==> flow/design.v <==
module edge_detector (
    input clock,
    input resetn,
    input increment_button,
    input tunning,
    output reg increment_signal
);
reg increment_button_prev;
reg reset_delay;  
always @(posedge clock or negedge resetn) begin
    if (!resetn) begin
        increment_button_prev <= 0;
        increment_signal <= 0;
        reset_delay <= 1'b1;  
    end else begin
        if (reset_delay != 1'b0) begin
            reset_delay <= reset_delay - 1'b1;
            increment_signal <= 0;  
        end else begin
            if (!increment_button_prev && increment_button && tunning) begin
                increment_signal <= 1;  
            end else begin
                increment_signal <= 0;  
            end
        end
        increment_button_prev <= increment_button;  
    end
end
endmodule
module my_counter #
(
    parameter counter_size = 31,
    parameter counter_limit = 32'd50000000
)
(
    input clock,
    input resetn,
    input enable,
    output reg [counter_size:0] counter
);
always @ (posedge clock or negedge resetn)
begin
    if (resetn == 1'b0) begin
        counter <= 'b0;
    end
    else begin
        if (enable == 1'b1) begin
            if (counter == counter_limit) begin
                counter <= 'b0;
            end
            else begin
                counter <= counter + 1'b1;
            end    
        end
        else begin
            counter <= counter;
        end
    end
end
endmodule
module my_signal_pulse #(
	parameter signal_period_one = 32'd50000000
)
(
input clock,
input resetn,
input [31:0] counter, 
output reg signal_gen
);
always @ (posedge clock or negedge resetn)
begin
  if(resetn == 1'b0) begin
    signal_gen <= 1'b0;
   end  
   else begin
	if(counter == signal_period_one) begin
		signal_gen <= 1'b1;
	end
	else begin
		signal_gen <= 1'b0;
	end
   end 
end
endmodule
module my_decoder (
    input clock,
    input resetn,
    input [31:0] seconds_in,
    input [31:0] minutes_in,
    input [31:0] hours_in,
    output reg [47:0] segment_out  
);
function [7:0] digit_to_segment;
    input [3:0] digit;
    case (digit)
        4'd0: digit_to_segment = 8'b11000000;  
        4'd1: digit_to_segment = 8'b11111001;  
        4'd2: digit_to_segment = 8'b10100100;  
        4'd3: digit_to_segment = 8'b10110000;  
        4'd4: digit_to_segment = 8'b10011001;  
        4'd5: digit_to_segment = 8'b10010010;  
        4'd6: digit_to_segment = 8'b10000010;  
        4'd7: digit_to_segment = 8'b11111000;  
        4'd8: digit_to_segment = 8'b10000000;  
        4'd9: digit_to_segment = 8'b10010000;  
        default: digit_to_segment = 8'b11000000;  
    endcase
endfunction
always @(posedge clock or negedge resetn) begin
    if (!resetn) begin
        segment_out <= {digit_to_segment(4'd0), digit_to_segment(4'd0), digit_to_segment(4'd0),
		  digit_to_segment(4'd0), digit_to_segment(4'd0), digit_to_segment(4'd0)};  
    end else begin
        if (seconds_in < 32'd60 && minutes_in < 32'd60 && hours_in < 32'd24) begin
            segment_out[7:0]   <= digit_to_segment(seconds_in % 10);  
            segment_out[15:8]  <= digit_to_segment(seconds_in / 10);  
            segment_out[23:16] <= digit_to_segment(minutes_in % 10);  
            segment_out[31:24] <= digit_to_segment(minutes_in / 10);  
            segment_out[39:32] <= digit_to_segment(hours_in % 10);    
            segment_out[47:40] <= digit_to_segment(hours_in / 10);    
        end else begin
            segment_out <= {digit_to_segment(4'd0), digit_to_segment(4'd0), digit_to_segment(4'd0), 
				digit_to_segment(4'd0), digit_to_segment(4'd0), digit_to_segment(4'd0)}; 
        end
    end
end
endmodule
module my_top_architecture (
    input clock,
    input resetn,
    input tunning,  
    input mode_switch,  
    input increment_button,  
    output wire [47:0] segment_out
);
wire [31:0] main_counter;
wire [31:0] seconds_counter;
wire [31:0] minutes_counter;
wire [31:0] hours_counter;
wire enable_seconds_counter;
wire enable_minutes_counter;
wire enable_hours_counter;
wire increment_signal;  
edge_detector edge_detector_inst (
    .clock(clock),
    .resetn(resetn),
    .increment_button(increment_button),
    .tunning(tunning),
    .increment_signal(increment_signal)
);
my_counter #(
    .counter_size(31),
    .counter_limit(32'd999)  
) main_counter_inst (
    .clock(clock),
    .resetn(resetn),
    .enable(1'b1),  
    .counter(main_counter)
);
my_signal_pulse #(
    .signal_period_one(32'd999)  
) my_signal_pulse_inst (
    .clock(clock),
    .resetn(resetn),
    .counter(main_counter),
    .signal_gen(enable_seconds_counter)  
);
my_counter #(
    .counter_size(31),
    .counter_limit(32'd59)  
) seconds_counter_inst (
    .clock(clock),
    .resetn(resetn),
    .enable(enable_seconds_counter && !tunning),  
    .counter(seconds_counter)
);
assign enable_minutes_counter = (enable_seconds_counter && (seconds_counter == 32'd59) && !tunning);
my_counter #(
    .counter_size(31),
    .counter_limit(32'd59)
) minutes_counter_inst (
    .clock(clock),
    .resetn(resetn),
    .enable(enable_minutes_counter || (increment_signal && mode_switch)),  
    .counter(minutes_counter)
);
assign enable_hours_counter = (enable_minutes_counter && (minutes_counter == 32'd59) && !tunning);
my_counter #(
    .counter_size(31),
    .counter_limit(32'd23)  
) hours_counter_inst (
    .clock(clock),
    .resetn(resetn),
    .enable(enable_hours_counter || (increment_signal && !mode_switch)),  
    .counter(hours_counter)
);
my_decoder my_decoder_inst (
    .clock(clock),
    .resetn(resetn),
    .seconds_in(seconds_counter),
    .minutes_in(minutes_counter),
    .hours_in(hours_counter),
    .segment_out(segment_out)
);
endmodule
# == From RTL to reports: my_top_architecture ==
# The steps from the RTL of my_top_architecture to its reports follow in flow order.
# Line numbers count from 1 in the design file above.
# Operators: Yosys type, input widths -> output width; for muxes data width and select width s.
# Cell names lack the library's common part.
# A cell with -- has no value.
# setup
top,my_top_architecture
clock_port,clock
cell_library,sky130hd
corner,tt_025C_1v80

# == Word-level counts ==
# Counts by Yosys on the flattened word-level netlist (proc, flatten, opt, wreduce; memories kept). Register bits leave out memories and registers merged into their read ports (data or address); mux counts leave out enables and synchronous resets folded into registers. Print and check cells are left out. Cells with the same type and inputs are merged into one.
# Yosys's memory passes give these memory sizes; they may raise the number of words (mostly to a power of two), join words into wider ones and drop unused or constant bits.
# op_classes
n_addsub,5
n_mul,0
div_mod_pow,6
compare,3
equal,4
shifts,0
mux,14
bitwise,0
reduce_and_logical,16
# ops
operator,count
$div 32x4->32 const B,3
$mod 32x4->32 const B,3
$add 32x1->32 const B,4
$mux 32,4
$lt 32x6->1 const B,2
$eq 32x6->1 const B,2
$mux 8,6
$eq 32x10->1 const B,1
$lt 32x5->1 const B,1
$eq 32x5->1 const B,1
$logic_and 1x1->1,11
$mux 1,4
$logic_not 1->1,3
$logic_or 1x1->1,2
$sub 1x1->1 const B,1
# word_totals
regBits,180
latchBits,0
ram_bits,0
rom_bits,672
clocked_rd_ports_x_width,0
n_memories,6
out_inout_bits,48
elab_cells,63
# memory_table
memory,size,word_bits,rd,write_ports,line_no,text
(name not given),16,7,1,0,95,case (digit)
(name not given),16,7,1,0,95,
(name not given),16,7,1,0,95,
(name not given),16,7,1,0,95,
(name not given),16,7,1,0,95,
(name not given),16,7,1,0,95,

# == Longest topological paths ==
# Depth = most cells in a row (Yosys ltp): at word level without a register or memory, in the mapped netlist without a sequential cell, where the memories' decode and read muxes count.
# depth
ltp_word,6
ABC_AREA,0
mapped_depth,55
ltp_nobuf,43

# == Netlist ==
# Source: synth_stat.txt of the flow (Yosys; design flattened, memories mapped). It holds for the ABC_AREA given above (unset counts as 0); a run with the other value may have another netlist.
# Totals and module areas in this step are rounded.
# synth_totals
cells,3086
yosys_area_um2,23430
seqArea_um2,4363
flip_flops,174
buffers,264
# types
cell,count,area_total_um2
dfrtp_1,167,4.18E+03
xnor2_1,135,1.18E+03
nor2_1,265,994.704
nand2_1,258,968.429
a21oi_1,143,715.686
nand3_1,141,705.677
nor3_1,133,665.638
mux2i_1,58,580.557
clkbuf_1,148,555.533
o21ai_0,109,545.523
ha_1,40,500.48
o211ai_1,60,450.432
nand4_1,69,431.664
nor4_1,63,394.128
inv_1,93,349.085
a211oi_1,46,345.331
a31oi_1,46,287.776
and3_1,44,275.264
# Not listed: further types 141, cells in them 1068.
# By module: a second synthesis without flattening, with its own total; a netlist apart from the flattened one above.
# unflattened
hier_cells,3121
area_unflattened_um2,24020
# Each row is one instance without its submodules.
# by_module
module,n_inst,cells,mod_area_um2,seq_area_um2
my_decoder,1,2476,17170,1059
my_counter,2,149,1614,800.8
my_counter,1,154,1620,800.8
my_counter,1,147,1569,800.8
my_top_architecture,1,28,211.5,0.0
my_signal_pulse #(signal_period_one=999),1,13,127.6,25.0
edge_detector,1,5,92.6,76.3

# == Path before layout ==
# Source: OpenSTA report_checks on the synthesized netlist (no wires, ideal clock, input and output delay 20% of the period each), path of least setup slack; recovery checks are left aside. Register names are those of the netlist, which keeps one name where synthesis merged equal registers.
# synth_path
path_kind,flip-flop to flip-flop
startpoint,register minutes_counter_inst.counter[31]
endpoint,register my_decoder_inst.segment_out[20]
clock_period_ns,15.0
setup_ns,0.132
arrival_ns,10.543
t_required_ns,14.868
setup_slack_ns,4.325
delay_ns,10.675
driving_pins,49
path_buffers,6
synth_period_reached_ns,10.675
# "delay_ns" = arrival - input delay + setup time.
# "driving_pins" counts driving pins, that of a launching flip-flop among them; a cell with two outputs on the path counts twice.
# "synth_period_reached_ns" = period - worst setup slack (recovery checks aside). The figure is calculated, with input and output delays left at 20% of the set period.
# A register here has more assigning lines than the two given.
# synth_between
cell_sequence,dfrtp_1 -> buf_2 -> or3b_1 -> nand3_1 -> a32oi_1 -> and3_1 -> o32a_1 -> or4_4 -> a21oi_1 -> a21oi_1 -> a32oi_1 -> o32a_1 -> mux2i_1 -> or2_1 -> buf_2 -> buf_6 -> nor2_1 -> mux2_2 -> (+13 left out) -> mux2i_1 -> o31a_1 -> o211ai_1 -> a21oi_1 -> o311a_1 -> buf_2 -> o31ai_1 -> a21oi_1 -> a21oi_4 -> maj3_1 -> nand2_1 -> a21o_1 -> xnor2_1 -> inv_1 -> ha_1 -> mux2_2 -> mux2i_1 -> nor2_1
# synth_rtl
element,line_no,text
from (decl),39,output reg [counter_size:0] counter
from (assign),52,counter <= counter + 1'b1;
from (assign),56,counter <= counter;
to (assign),111,"segment_out <= {digit_to_segment(4'd0), digit_to_segment(4'd0), digit_to_segment(4'd0),"
to (assign),117,segment_out[23:16] <= digit_to_segment(minutes_in % 10);
to (decl),91,output reg [47:0] segment_out
# Chain of elaborated cells between the ends: none given.

# == Timing after layout ==
# From the final timing report of record 1: the path of least setup slack in the routed layout; clock arrival at registers is part of the times.
# layout_path
path_kind,flip-flop to flip-flop
startpoint,register seconds_counter_inst.counter[31]
endpoint,register my_decoder_inst.segment_out[4]
clock_period_ns,12.0
setup_ns,0.12
arrival_ns,11.94
t_required_ns,12.36
setup_slack_ns,0.42
driving_pins,48
path_buffers,6
# A register here has more assigning lines than the two given.
# layout_between
cell_sequence,dfrtp_2 -> clkbuf_4 -> buf_4 -> or4bb_1 -> a21o_1 -> o2111ai_1 -> a2bb2oi_4 -> buf_4 -> and2_1 -> or3_4 -> o32a_1 -> o22ai_1 -> or2_4 -> nor4_1 -> o21bai_1 -> buf_4 -> nand4_4 -> a2111oi_2 -> (+12 left out) -> a2111o_1 -> buf_4 -> mux2i_1 -> mux2_2 -> o2bb2ai_2 -> mux2i_2 -> o221ai_4 -> buf_12 -> xnor2_4 -> or3_1 -> nand2_2 -> nor4_4 -> xnor2_1 -> inv_1 -> ha_1 -> a211o_1 -> a21oi_1 -> a32oi_1
# layout_rtl
element,line_no,text
from (decl),39,output reg [counter_size:0] counter
from (assign),52,counter <= counter + 1'b1;
from (assign),56,counter <= counter;
to (assign),111,"segment_out <= {digit_to_segment(4'd0), digit_to_segment(4'd0), digit_to_segment(4'd0),"
to (assign),115,segment_out[7:0]   <= digit_to_segment(seconds_in % 10);
to (decl),91,output reg [47:0] segment_out
# Chain of elaborated cells between the ends: none given.

# 4 stored runs of my_top_architecture in the flow (synthesis by Yosys, layout by OpenROAD, sky130hd cells), in arbitrary order. Constraints: input delay and output delay 20% of the set period each, output load 0.01 pF.
# "achieved_clock_period_ns" means the clock period less the worst setup slack. The figure is calculated, with input and output delays left at 20% of the set period.
# "worst_path_time_ns": the worst setup path's part of the clock period (all of it between registers, 20% less for each end at a port) less its slack. A launch clock that arrives late makes it longer, a capture clock that arrives late makes it shorter.
# The measured numbers are rounded.
# A setting shown as - is not set for that run.
# A result given as - is not shown for that run.
stored run,CORE_UTILIZATION,PLACE_DENSITY,period_ns,CAP_MARGIN,CORE_MARGIN,SLEW_MARGIN,ABC_AREA,CELL_PAD_IN_SITES_DETAIL_PLACEMENT,CORE_ASPECT_RATIO,CTS_CLUSTER_DIAMETER,CTS_CLUSTER_SIZE,TNS_END_PERCENT,GPL_ROUTABILITY_DRIVEN,MAX_ROUTING_LAYER,MIN_ROUTING_LAYER,PLACE_DENSITY_LB_ADDON,SETUP_SLACK_MARGIN,CELL_PAD_IN_SITES_GLOBAL_PLACEMENT,GPL_TIMING_DRIVEN,timing.hold.ws_ns,final_setup_ws_ns,worst_path_time_ns,worst_setup_path_type,post_synth_area_um2,die_footprint_um2,fin_util_pct,stdcell_area_um2,final_setup_tns_ns,achieved_clock_period_ns
record 1,40,0.6,12.0,20,2,20,-,-,-,-,-,-,-,-,-,-,-,-,-,0.437,0.423,11.58,flip-flop to flip-flop,23430,60540,45.6,26380,0.000,11.577
record 2,23,0.6,15.0,0,2,20,1,1,1.05,381,17,45,-,-,-,-,-,-,-,0.462,3.274,11.73,flip-flop to flip-flop,17030,76230,26.0,19100,0.000,11.726
record 3,34,-,14.4,20,6,5,1,2,-,-,75,20,1,met5,met2,0.05,0.49,-,-,0.470,1.920,12.48,flip-flop to flip-flop,17030,55600,38.1,18710,0.000,12.480
record 4,47,-,25.6,20,2,20,1,2,-,119,-,25,0,met5,met2,0.26,-2.0,2,1,-,-,-,-,-,-,-,-,-,-
# Record 4: stopped before the end: placement reported DPL-0033
